==> flow/design.v <==
module USER_PRJ1 #( parameter pADDR_WIDTH   = 12,
                   parameter pDATA_WIDTH   = 32
                 )
(
  output wire                        awready,
  output wire                        arready,
  output wire                        wready,
  output wire                        rvalid,
  output wire  [(pDATA_WIDTH-1) : 0] rdata,
  input  wire                        awvalid,
  input  wire                [11: 0] awaddr,
  input  wire                        arvalid,
  input  wire                [11: 0] araddr,
  input  wire                        wvalid,
  input  wire  [(pDATA_WIDTH-1) : 0] wdata,
  input  wire                        rready,
  input  wire                        ss_tvalid,
  input  wire  [(pDATA_WIDTH-1) : 0] ss_tdata,
  input  wire                        sm_tready,
  output wire                        ss_tready,
  output wire                        sm_tvalid,
  output wire  [(pDATA_WIDTH-1) : 0] sm_tdata,
  input  wire                        axi_clk,
  input  wire                        axi_reset_n
);
wire [3:0]  tap_WE;
wire        tap_EN;
wire [11:0] tap_A;
wire [31:0] tap_Di, tap_Do;
bram11 tap_ram(
    .clk(axi_clk),
    .we(|tap_WE),
    .re(tap_EN),
    .waddr(tap_A),
    .raddr(tap_A),
    .wdi(tap_Di),
    .rdo(tap_Do)
);
wire [3:0]  data_WE;
wire        data_EN;
wire [11:0] data_A;
wire [31:0] data_Di, data_Do;
bram11 data_ram(
    .clk(axi_clk),
    .we(|data_WE),
    .re(data_EN),
    .waddr(data_A),
    .raddr(data_A),
    .wdi(data_Di),
    .rdo(data_Do)
);
fir inst_fir(
    .awready(awready),
    .wready(wready),
    .awvalid(awvalid),
    .awaddr(awaddr),
    .wvalid(wvalid),
    .wdata(wdata),
    .arready(arready),
    .rready(rready),
    .arvalid(arvalid),
    .araddr(araddr),
    .rvalid(rvalid),
    .rdata(rdata),    
    .ss_tvalid(ss_tvalid), 
    .ss_tdata(ss_tdata), 
    .ss_tlast(1'b0),
    .ss_tready(ss_tready), 
    .sm_tready(sm_tready), 
    .sm_tvalid(sm_tvalid), 
    .sm_tdata(sm_tdata), 
    .tap_WE(tap_WE),
    .tap_EN(tap_EN),
    .tap_Di(tap_Di),
    .tap_A(tap_A),
    .tap_Do(tap_Do),
    .data_WE(data_WE),
    .data_EN(data_EN),
    .data_Di(data_Di),
    .data_A(data_A),
    .data_Do(data_Do),
    .axis_clk(axi_clk),
    .axis_rst_n(axi_reset_n)
);
endmodule  
module fir 
#(  parameter pADDR_WIDTH = 12,
    parameter pDATA_WIDTH = 32,
    parameter Tape_Num    = 10  
)
(
    output  wire                     awready,  
    output  wire                      wready,   
    input   wire                     awvalid,  
    input   wire [(pADDR_WIDTH-1):0] awaddr,   
    input   wire                     wvalid,  
    input   wire [(pDATA_WIDTH-1):0] wdata,   
    output  wire                     arready,  
    input   wire                     rready,  
    input   wire                     arvalid,  
    input   wire [(pADDR_WIDTH-1):0] araddr,  
    output  reg                      rvalid,  
    output  reg  [(pDATA_WIDTH-1):0] rdata,   
    input   wire                     ss_tvalid,  
    input   wire [(pDATA_WIDTH-1):0] ss_tdata,  
    input   wire                     ss_tlast,  
    output  reg                      ss_tready,  
    input   wire                     sm_tready,  
    output  reg                      sm_tvalid,  
    output  reg  [(pDATA_WIDTH-1):0] sm_tdata,  
    output  reg                      sm_tlast,  
    output  reg  [3:0]               tap_WE,
    output  wire                     tap_EN,
    output  reg  [(pDATA_WIDTH-1):0] tap_Di,
    output  wire   [(pADDR_WIDTH-1):0] tap_A,
    input   wire [(pDATA_WIDTH-1):0] tap_Do,
    output  reg  [3:0]               data_WE,
    output  wire                     data_EN,
    output  reg  [(pDATA_WIDTH-1):0] data_Di,
    output  wire [(pADDR_WIDTH-1):0] data_A,
    input   wire [(pDATA_WIDTH-1):0] data_Do,
    input   wire                     axis_clk,
    input   wire                     axis_rst_n
);
localparam S_RESET_RAM = 0;
localparam S_COMPUTE = 1;
localparam S_READY = 2;
localparam S_DONE = 3;
localparam S_FIN = 4;
localparam S_WAIT_START = 5;
reg ap_done_w, ap_done_r;
reg ap_idle_w, ap_idle_r;
reg ap_start_w, ap_start_r;
reg rvalid_w;
reg [(pDATA_WIDTH-1):0] rdata_w;
reg read_axil_wait_w, read_axil_wait_r;
reg tap_A_read, tap_A_write;
reg [(pDATA_WIDTH-1):0] data_len_w,data_len_r;
wire [31:0] addr_map_0_data;
reg [3:0] data_A_byte;
reg [3:0] state_w, state_r;
reg [3:0] data_addr_cnt_w, data_addr_cnt_r;
reg [3:0] data_addr_base_w, data_addr_base_r;
reg [(pDATA_WIDTH-1):0] res_w,res_r;
reg last_one_w, last_one_r;
wire [31:0] mac_result;
assign addr_map_0_data = {{29{1'b0}},ap_idle_r,ap_done_r,ap_start_r};
assign tap_EN = 1'b1;
assign data_EN = 1'b1;
assign tap_A =  tap_A_write ? awaddr-64 : 
                tap_A_read ? araddr-64 : data_addr_cnt_r;
assign wready = awvalid && wvalid;
assign awready = awvalid && wvalid;
assign data_A = data_A_byte;
assign arready = 1;
assign mac_result = $signed(res_r) + $signed($signed(data_Do) * $signed(tap_Do));
always @(*) begin
    state_w = state_r;
    case (state_r)
        S_RESET_RAM:begin
            if(data_addr_cnt_r == Tape_Num)begin
                state_w = S_WAIT_START;
            end
        end
        S_WAIT_START:begin
            if(ap_start_r)begin
                state_w = S_READY;
            end
        end
        S_READY:begin
            if(ss_tvalid)begin
                state_w = S_COMPUTE;
            end
        end
        S_COMPUTE:begin
            if(data_addr_cnt_r == Tape_Num+1)begin
                state_w = S_DONE;
            end
        end
        S_DONE:begin
            if(sm_tready)begin
                if(last_one_r) 
                    state_w = S_FIN;
                else
                    state_w = S_READY;
            end
        end
    endcase
end
always @(*) begin
    data_addr_cnt_w = data_addr_cnt_r;
    data_WE = 4'b0000;
    data_Di = 0;
    data_A_byte = 0;
    ap_done_w = ap_done_r;
    ap_idle_w = ap_idle_r;
    data_addr_base_w = data_addr_base_r;
    last_one_w = last_one_r;
    ss_tready = 0;
    sm_tvalid = 0;
    sm_tdata = 0;
    res_w = res_r;
    case (state_r)
        S_RESET_RAM:begin
            data_WE = 4'b1111;
            data_Di = 0;
            data_A_byte = data_addr_cnt_r;
            if (data_addr_cnt_r == Tape_Num)begin
                data_addr_cnt_w = data_addr_cnt_r;
                ap_idle_w = 0;
            end
            else begin
                data_addr_cnt_w = data_addr_cnt_r + 1;
            end
        end
        S_WAIT_START:begin
            data_addr_cnt_w = 0;
        end
        S_READY:begin
            ss_tready = 1;
            res_w = 0;
            if(ss_tvalid)begin
                data_Di = ss_tdata;
                data_WE = 4'b1111;
                data_A_byte = data_addr_base_r;
            end
        end
        S_COMPUTE:begin
            res_w = (data_addr_cnt_r == 0) ? res_r : mac_result;
            data_A_byte = (data_addr_base_r + data_addr_cnt_r > Tape_Num) ? 
                        data_addr_base_r + data_addr_cnt_r - Tape_Num - 1 : 
                        data_addr_base_r + data_addr_cnt_r;
            if(data_addr_cnt_r == Tape_Num+1)begin
                data_addr_cnt_w = 0;
                if(data_addr_base_r == 0)begin
                    data_addr_base_w = Tape_Num;
                end
                else begin
                    data_addr_base_w = data_addr_base_r - 1;
                end
                if(ss_tlast)begin
                    ap_done_w = 1;
                    ap_idle_w = 1;
                end
            end
            else begin
                data_addr_cnt_w = data_addr_cnt_r + 1;
            end
        end
        S_DONE:begin
            sm_tvalid = 1;
            sm_tdata = res_r;
            if(sm_tready)begin
                res_w = 0;
                last_one_w = ss_tlast;
            end
        end
        S_FIN:begin
        end
    endcase
end
always @(*) begin
    tap_A_write = 0;
    tap_Di = 0;
    tap_WE = 0;
    ap_start_w = 0;
    data_len_w = data_len_r;
    if(awvalid && wvalid)begin
        if(awaddr >= 64)begin
            tap_A_write = 1;
            tap_Di = wdata;
            tap_WE = 4'b1111;
        end
        else begin
            if (awaddr == 0)begin
                ap_start_w = 1;
            end
            else begin  
                data_len_w = wdata;
            end
        end
    end
end
always @(*) begin
    rvalid_w = 0;
    rdata_w = 0;
    read_axil_wait_w = 0;
    tap_A_read = 0;
    if(arvalid)begin
        if(araddr == 0)begin
            rdata_w = addr_map_0_data;
            rvalid_w = 1;
        end
        else begin
            if(read_axil_wait_r == 0) begin
                read_axil_wait_w = 1;
                tap_A_read = 1;
            end
            else begin
                rdata_w = tap_Do;
                rvalid_w = 1;
            end
        end
    end
end
always @(posedge axis_clk or negedge axis_rst_n) begin
    if(!axis_rst_n) begin
        ap_done_r <= 1'b0;
        ap_idle_r <= 1'b1;  
        ap_start_r <= 1'b0;
        rdata <= 0;
        rvalid <= 0;
        read_axil_wait_r <= 0;
        data_len_r <= 0;
        data_addr_cnt_r <= 0;
        state_r <= S_RESET_RAM;
        data_addr_base_r <= Tape_Num;
        res_r <= 0;
        last_one_r <= 0;
    end 
    else begin
        ap_done_r <= ap_done_w;
        ap_idle_r <= ap_idle_w;
        ap_start_r <= ap_start_w;
        rdata <= rdata_w;
        rvalid <= rvalid_w;
        read_axil_wait_r <= read_axil_wait_w;
        data_len_r <= data_len_w;
        data_addr_cnt_r <= data_addr_cnt_w;
        state_r <= state_w;
        data_addr_base_r <= data_addr_base_w;
        res_r <= res_w;
        last_one_r <= last_one_w;
    end
end
endmodule
module bram11 (clk, we, re, waddr, raddr, wdi, rdo);
    parameter ADDR_WIDTH = 12;
    parameter SIZE = 11;
    parameter BIT_WIDTH = 32;
    input                          clk;
    input                          we, re;
    input [ADDR_WIDTH-1:0]         waddr, raddr;
    input [BIT_WIDTH-1:0]          wdi;
    output reg [BIT_WIDTH-1:0]     rdo;
    reg [BIT_WIDTH-1:0] RAM [SIZE-1:0];
    wire [BIT_WIDTH-1:0] ram0 = RAM[0];
    wire [BIT_WIDTH-1:0] ram1 = RAM[1];
    wire [BIT_WIDTH-1:0] ram2 = RAM[2];
    wire [BIT_WIDTH-1:0] ram3 = RAM[3];
    wire [BIT_WIDTH-1:0] ram4 = RAM[4];
    wire [BIT_WIDTH-1:0] ram5 = RAM[5];
    wire [BIT_WIDTH-1:0] ram6 = RAM[6];
    wire [BIT_WIDTH-1:0] ram7 = RAM[7];
    wire [BIT_WIDTH-1:0] ram8 = RAM[8];
    wire [BIT_WIDTH-1:0] ram9 = RAM[9];
    wire [BIT_WIDTH-1:0] ram10 = RAM[10];
    always @(posedge clk)begin
        if(re) rdo <= RAM[raddr];
    end
    always @(posedge clk)begin
        if(we) RAM[waddr] <= wdi;
    end
endmodule
Step by step through the tools: USER_PRJ1
What the tools print for USER_PRJ1, step after step.
Line numbers count from 1 in the design file above.
Library cell names are shortened.
{ "inputs": {"top_module": "USER_PRJ1", "clock_port": "axi_clk", "library": "sky130hd", "corner": "tt_025C_1v80"} }

Elaborated design
Counts by Yosys on the flattened word-level netlist (proc, flatten, opt, wreduce; memories kept). Register bits leave out memories and registers merged into their read ports (data or address). Print and check cells are left out. Cells with the same type and inputs are merged into one.
Yosys's memory passes give these memory sizes; they may raise the number of words (mostly to a power of two), join words into wider ones and drop unused or constant bits.
{ "word_totals": {"register_bits": 80, "mem_bits_rw": 704, "clocked_rd_ports_x_width": 64, "n_memories": 2, "inputBits": 96} }
{ "op_classes": {"n_addsub": 8, "mul": 1, "n_cmp": 2, "eq_ne": 13, "n_mux": 49, "n_reduce_logical": 16} }
{ "memory_table": {"columns": ["memory", "words", "word_bits", "rd", "wr", "line_no", "source"], "rows": [
  ["data_ram.RAM", 11, 32, 1, 1, 346, "reg [BIT_WIDTH-1:0] RAM [SIZE-1:0];"],
  ["tap_ram.RAM", 11, 32, 1, 1, 346, null]
]} }
{ "ops": {"columns": ["cell", "count"], "rows": [
  ["32-bit by 32-bit multiplier with 32-bit output", 1],
  ["32-bit two-way mux", 12],
  ["32-bit parallel mux with 3-bit select", 1],
  ["4-bit two-way mux", 17],
  ["32-bit adder", 1],
  ["12-bit zero test", 2],
  ["4-bit parallel mux with 3-bit select", 2],
  ["4-bit parallel mux with 5-bit select", 1],
  ["4-bit by 1-bit subtractor with 4-bit output (second input constant)", 4],
  ["1-bit two-way mux", 15],
  ["12-bit by 7-bit greater-or-equal comparator with 1-bit output (second input constant)", 1],
  ["4-bit zero test", 3],
  ["2-bit inequality test (second input constant)", 4],
  ["4-bit by 2-bit == test with 1-bit output (second input constant)", 2],
  ["4-bit == test (second input constant)", 2],
  ["4-bit OR reduction", 2],
  ["4-bit parallel mux with 2-bit select", 1],
  ["2-bit by 1-bit inequality test with 1-bit output (second input constant)", 3],
  ["2-bit AND reduction", 3],
  ["3-bit nonzero test", 2],
  ["6-bit AND reduction", 1],
  ["4-bit by 4-bit adder with 5-bit output", 1],
  ["5-bit by 4-bit > comparator with 1-bit output (second input constant)", 1],
  ["5-bit nonzero test", 1],
  ["4-bit by 1-bit adder with 4-bit output (second input constant)", 1],
  ["4-bit by 1-bit == test with 1-bit output (second input constant)", 1],
  ["4-bit by 3-bit == test with 1-bit output (second input constant)", 1],
  ["4-bit subtractor (second input constant)", 1]
]} }
Not listed: further kinds 2, cells in them 2.

Longest topological paths
Longest topological path by Yosys (ltp), each cell counted once; first at word level (registers and memories cut), then after technology mapping (sequential cells cut; the memories' decode and read muxes count).
{ "depth": {"ltp_word": 6, "abc_area": 0, "ltp_mapped": 29, "ltp_nobuf": 27} }

Netlist
Source: synth_stat.txt of the flow (Yosys; design flattened, memories mapped). It holds for the ABC_AREA given above (unset counts as 0); a run with the other value may have another netlist.
The area totals of this step are shown rounded.
{ "mapped": {"cells": 4046, "synth_area_um2": 49600, "flip_flops": 849, "buf_cells": 220} }
{ "types": {"columns": ["cell", "count"], "rows": [
  ["edfxtp_1", 704],
  ["fa_1", 439],
  ["and2_1", 384],
  ["nand2_1", 602],
  ["ha_1", 161],
  ["inv_1", 535],
  ["dfrtp_1", 77],
  ["mux4_2", 64],
  ["dfxtp_1", 64],
  ["mux2i_1", 103],
  ["clkbuf_1", 177],
  ["xnor2_1", 71],
  ["o21ai_0", 97],
  ["and3_1", 69],
  ["nand3_1", 77],
  ["a21oi_1", 67],
  ["o221ai_1", 32],
  ["nor2_1", 73]
]} }
Not listed: further types 44, cells in them 250.
The figures by module come from a second, unflattened synthesis with its own total; it is not the netlist above.
{ "hier_totals": {"cells_unflattened": 3958, "area_unflattened_um2": 51700} }
Each row is one instance without its submodules.
{ "by_module": {"columns": ["mod", "instances", "cells", "mod_area_um2", "mod_seq_area_um2"], "rows": [
  ["bram11", 2, 770, 15000, 11500],
  ["fir", 1, 2415, 21800, 2080],
  ["USER_PRJ1", 1, 3, 18.8, 0.0]
]} }

Worst setup path after synthesis
Source: OpenSTA report_checks on the synthesized netlist (no wires, ideal clock, input and output delay 20% of the period each), path of least setup slack; recovery checks are left aside. Register names are those of the netlist, which keeps one name where synthesis merged equal registers.
{ "synth_path": {"path_type": "input -> register", "startpoint": "in araddr[0]", "endpoint": "mem tap_ram.RAM[0][0]", "clock_period_ns": 9.0, "launch_ns": 1.800, "arrival_time_ns": 6.525, "slack_ns": 1.973, "delay_ns": 5.227, "path_stages": 10, "path_buffers": 2, "synth_period_reached_ns": 7.027} }
"delay_ns" = arrival - input delay + setup time.
"path_stages": output pins that drive a net of the path, with the launching flip-flop's if there is one; two outputs of one cell count as two.
"synth_period_reached_ns" = period - worst setup slack (recovery checks aside). The figure is calculated, with input and output delays left at 20% of the set period.
The rows between start and end are the longest chain of elaborated cells between them; the timing report does not say that the signal goes this way. Where chains are equally long, one stands for them.
Each line given opens the expression or statement behind the cell; cells for indexed reads and writes are added by Yosys, which also makes memories of some case tables.
{ "synth_between": {"path_cell_list": "nor4_1 a31oi_1 and2_1 buf_2 mux2i_1 nor2_1 a21oi_2 buf_2 nand2_1 nor4_1", "elab_chain_len": 6} }
{ "synth_rtl": {"columns": ["item", "line_no", "source"], "rows": [
  ["start: declaration", 13, "input  wire                [11: 0] araddr,"],
  ["12-bit zero test", 290, "if(araddr == 0)begin"],
  ["1-bit two-way mux", 290, null],
  ["1-bit two-way mux", 289, "if(arvalid)begin"],
  ["4-bit two-way mux", 151, "tap_A_read ? araddr-64 : data_addr_cnt_r;"],
  ["4-bit two-way mux", 150, "assign tap_A =  tap_A_write ? awaddr-64 :"],
  ["4-bit two-way mux", 362, "if(we) RAM[waddr] <= wdi;"],
  ["end: declaration", 346, "reg [BIT_WIDTH-1:0] RAM [SIZE-1:0];"]
]} }
Nets of the timed path that keep an RTL name, with a line that drives or declares them; the list need not be complete.
{ "synth_nets": {"columns": ["net", "line_no"], "rows": [
  ["inst_fir.read_axil_wait_w", 289]
]} }

Worst path after layout
Path of least setup slack in the final report of record 1 (OpenROAD, finished layout, wires in). Where an end is a register, its clock arrival counts in the times.
{ "layout_path": {"path_type": "register -> register", "startpoint": "reg data_ram.rdo[17]", "endpoint": "reg inst_fir.res_r[31]", "clock_period_ns": 7.79, "launch_ns": 0.68, "arrival_time_ns": 8.19, "slack_ns": 0.19, "path_stages": 28, "path_buffers": 3} }
The rows between start and end are the longest chain of elaborated cells between them; the timing report does not say that the signal goes this way. Where chains are equally long, one stands for them.
{ "layout_between": {"path_cell_list": "dfxtp_2 buf_6 and2_1 fa_2 fa_2 fa_1 inv_1 fa_2 inv_1 fa_1 fa_2 fa_1 inv_2 fa_1 inv_2 ha_4 and3_4 nand4_1 nor4_2 nand4_1 buf_6 a31oi_4 buf_6 o21a_1 o21a_1 o21ai_2 and3_4 o31ai_4", "elab_chain_len": 4} }
{ "layout_rtl": {"columns": ["item", "line_no", "source"], "rows": [
  ["start: declaration", 345, "output reg [BIT_WIDTH-1:0]     rdo;"],
  ["32-bit by 32-bit multiplier with 32-bit output", 156, "assign mac_result = $signed(res_r) + $signed($signed(data_Do) * $signed(tap_Do));"],
  ["32-bit adder", 156, null],
  ["32-bit two-way mux", 229, "res_w = (data_addr_cnt_r == 0) ? res_r : mac_result;"],
  ["32-bit parallel mux with 3-bit select", 203, "case (state_r)"],
  ["end: assignment", 318, "res_r <= 0;"],
  ["end: assignment", 332, "res_r <= res_w;"],
  ["end: declaration", 144, "reg [(pDATA_WIDTH-1):0] res_w,res_r;"]
]} }

Lab notebook: USER_PRJ1

Record of 2 stored runs of the RTL-to-layout flow on USER_PRJ1, platform sky130hd. The runs are unordered. Constraints: input delay and output delay 20% of the set period each, output load 0.01 pF.
Measured values are rounded.

Record 1
==> flow/run.sh <==
#!/bin/bash
# the make line also repeats the synthesis and layout settings of config.mk as NAME=value (left out here)
make -C /OpenROAD-flow-scripts/flow DESIGN_CONFIG=/design/flow/config.mk WORK_HOME=/design/flow/orfs CLKGATE_MAP_FILE= finish
==> flow/config.mk <==
export PLATFORM = sky130hd
export DESIGN_NAME = USER_PRJ1
export DESIGN_NICKNAME = USER_PRJ1
export VERILOG_FILES = /design/flow/design.v
export SDC_FILE = /design/flow/constraint.sdc
export NUM_CORES = 4
export LEC_CHECK = 0
export CAP_MARGIN = 20
export CELL_PAD_IN_SITES_DETAIL_PLACEMENT = 2
export CELL_PAD_IN_SITES_GLOBAL_PLACEMENT = 3
export CORE_ASPECT_RATIO = 0.6
export CORE_MARGIN = 2
export CORE_UTILIZATION = 40
export CTS_CLUSTER_DIAMETER = 123
export GPL_ROUTABILITY_DRIVEN = 1
export HOLD_SLACK_MARGIN = 0.16
export MAX_ROUTING_LAYER = met5
export SLEW_MARGIN = 5
export TNS_END_PERCENT = 90
==> flow/constraint.sdc <==
create_clock -name core_clock -period 7.79 [get_ports {axi_clk}]
set_input_delay 1.5580 -clock core_clock [delete_from_list [all_inputs] [get_ports {axi_clk}]]
set_output_delay 1.5580 -clock core_clock [all_outputs]
set_load 0.01 [all_outputs]

==> results of record 1, as JSON <==
{
  "die_area_um2": 127000,
  "synth_area_um2": 49600,
  "final_stdcell_area_um2": 57800,
  "fin_util_pct": 46.8,
  "setup_ws_ns": 0.187
}

Record 2
==> flow/run.sh <==
#!/bin/bash
# the make line also repeats the synthesis and layout settings of config.mk as NAME=value (left out here)
make -C /OpenROAD-flow-scripts/flow DESIGN_CONFIG=/design/flow/config.mk WORK_HOME=/design/flow/orfs CLKGATE_MAP_FILE= finish
==> flow/config.mk <==
export PLATFORM = sky130hd
export DESIGN_NAME = USER_PRJ1
export DESIGN_NICKNAME = USER_PRJ1
export VERILOG_FILES = /design/flow/design.v
export SDC_FILE = /design/flow/constraint.sdc
export NUM_CORES = 4
export LEC_CHECK = 0
export ABC_AREA = 1
export CAP_MARGIN = 20
export CELL_PAD_IN_SITES_DETAIL_PLACEMENT = 2
export CELL_PAD_IN_SITES_GLOBAL_PLACEMENT = 1
export CORE_ASPECT_RATIO = 0.6
export CORE_MARGIN = 2
export CORE_UTILIZATION = 40
export CTS_CLUSTER_DIAMETER = 316
export GPL_ROUTABILITY_DRIVEN = 1
export HOLD_SLACK_MARGIN = 0.26
export MAX_ROUTING_LAYER = met5
export SLEW_MARGIN = 15
export TNS_END_PERCENT = 90
==> flow/constraint.sdc <==
create_clock -name core_clock -period 7.79 [get_ports {axi_clk}]
set_input_delay 1.5580 -clock core_clock [delete_from_list [all_inputs] [get_ports {axi_clk}]]
set_output_delay 1.5580 -clock core_clock [all_outputs]
set_load 0.01 [all_outputs]

==> results of record 2, as JSON <==
{
  "die_area_um2": 133000,
  "synth_area_um2": 52200,
  "final_stdcell_area_um2": 59100,
  "fin_util_pct": 45.7,
  "setup_ws_ns": 0.313
}
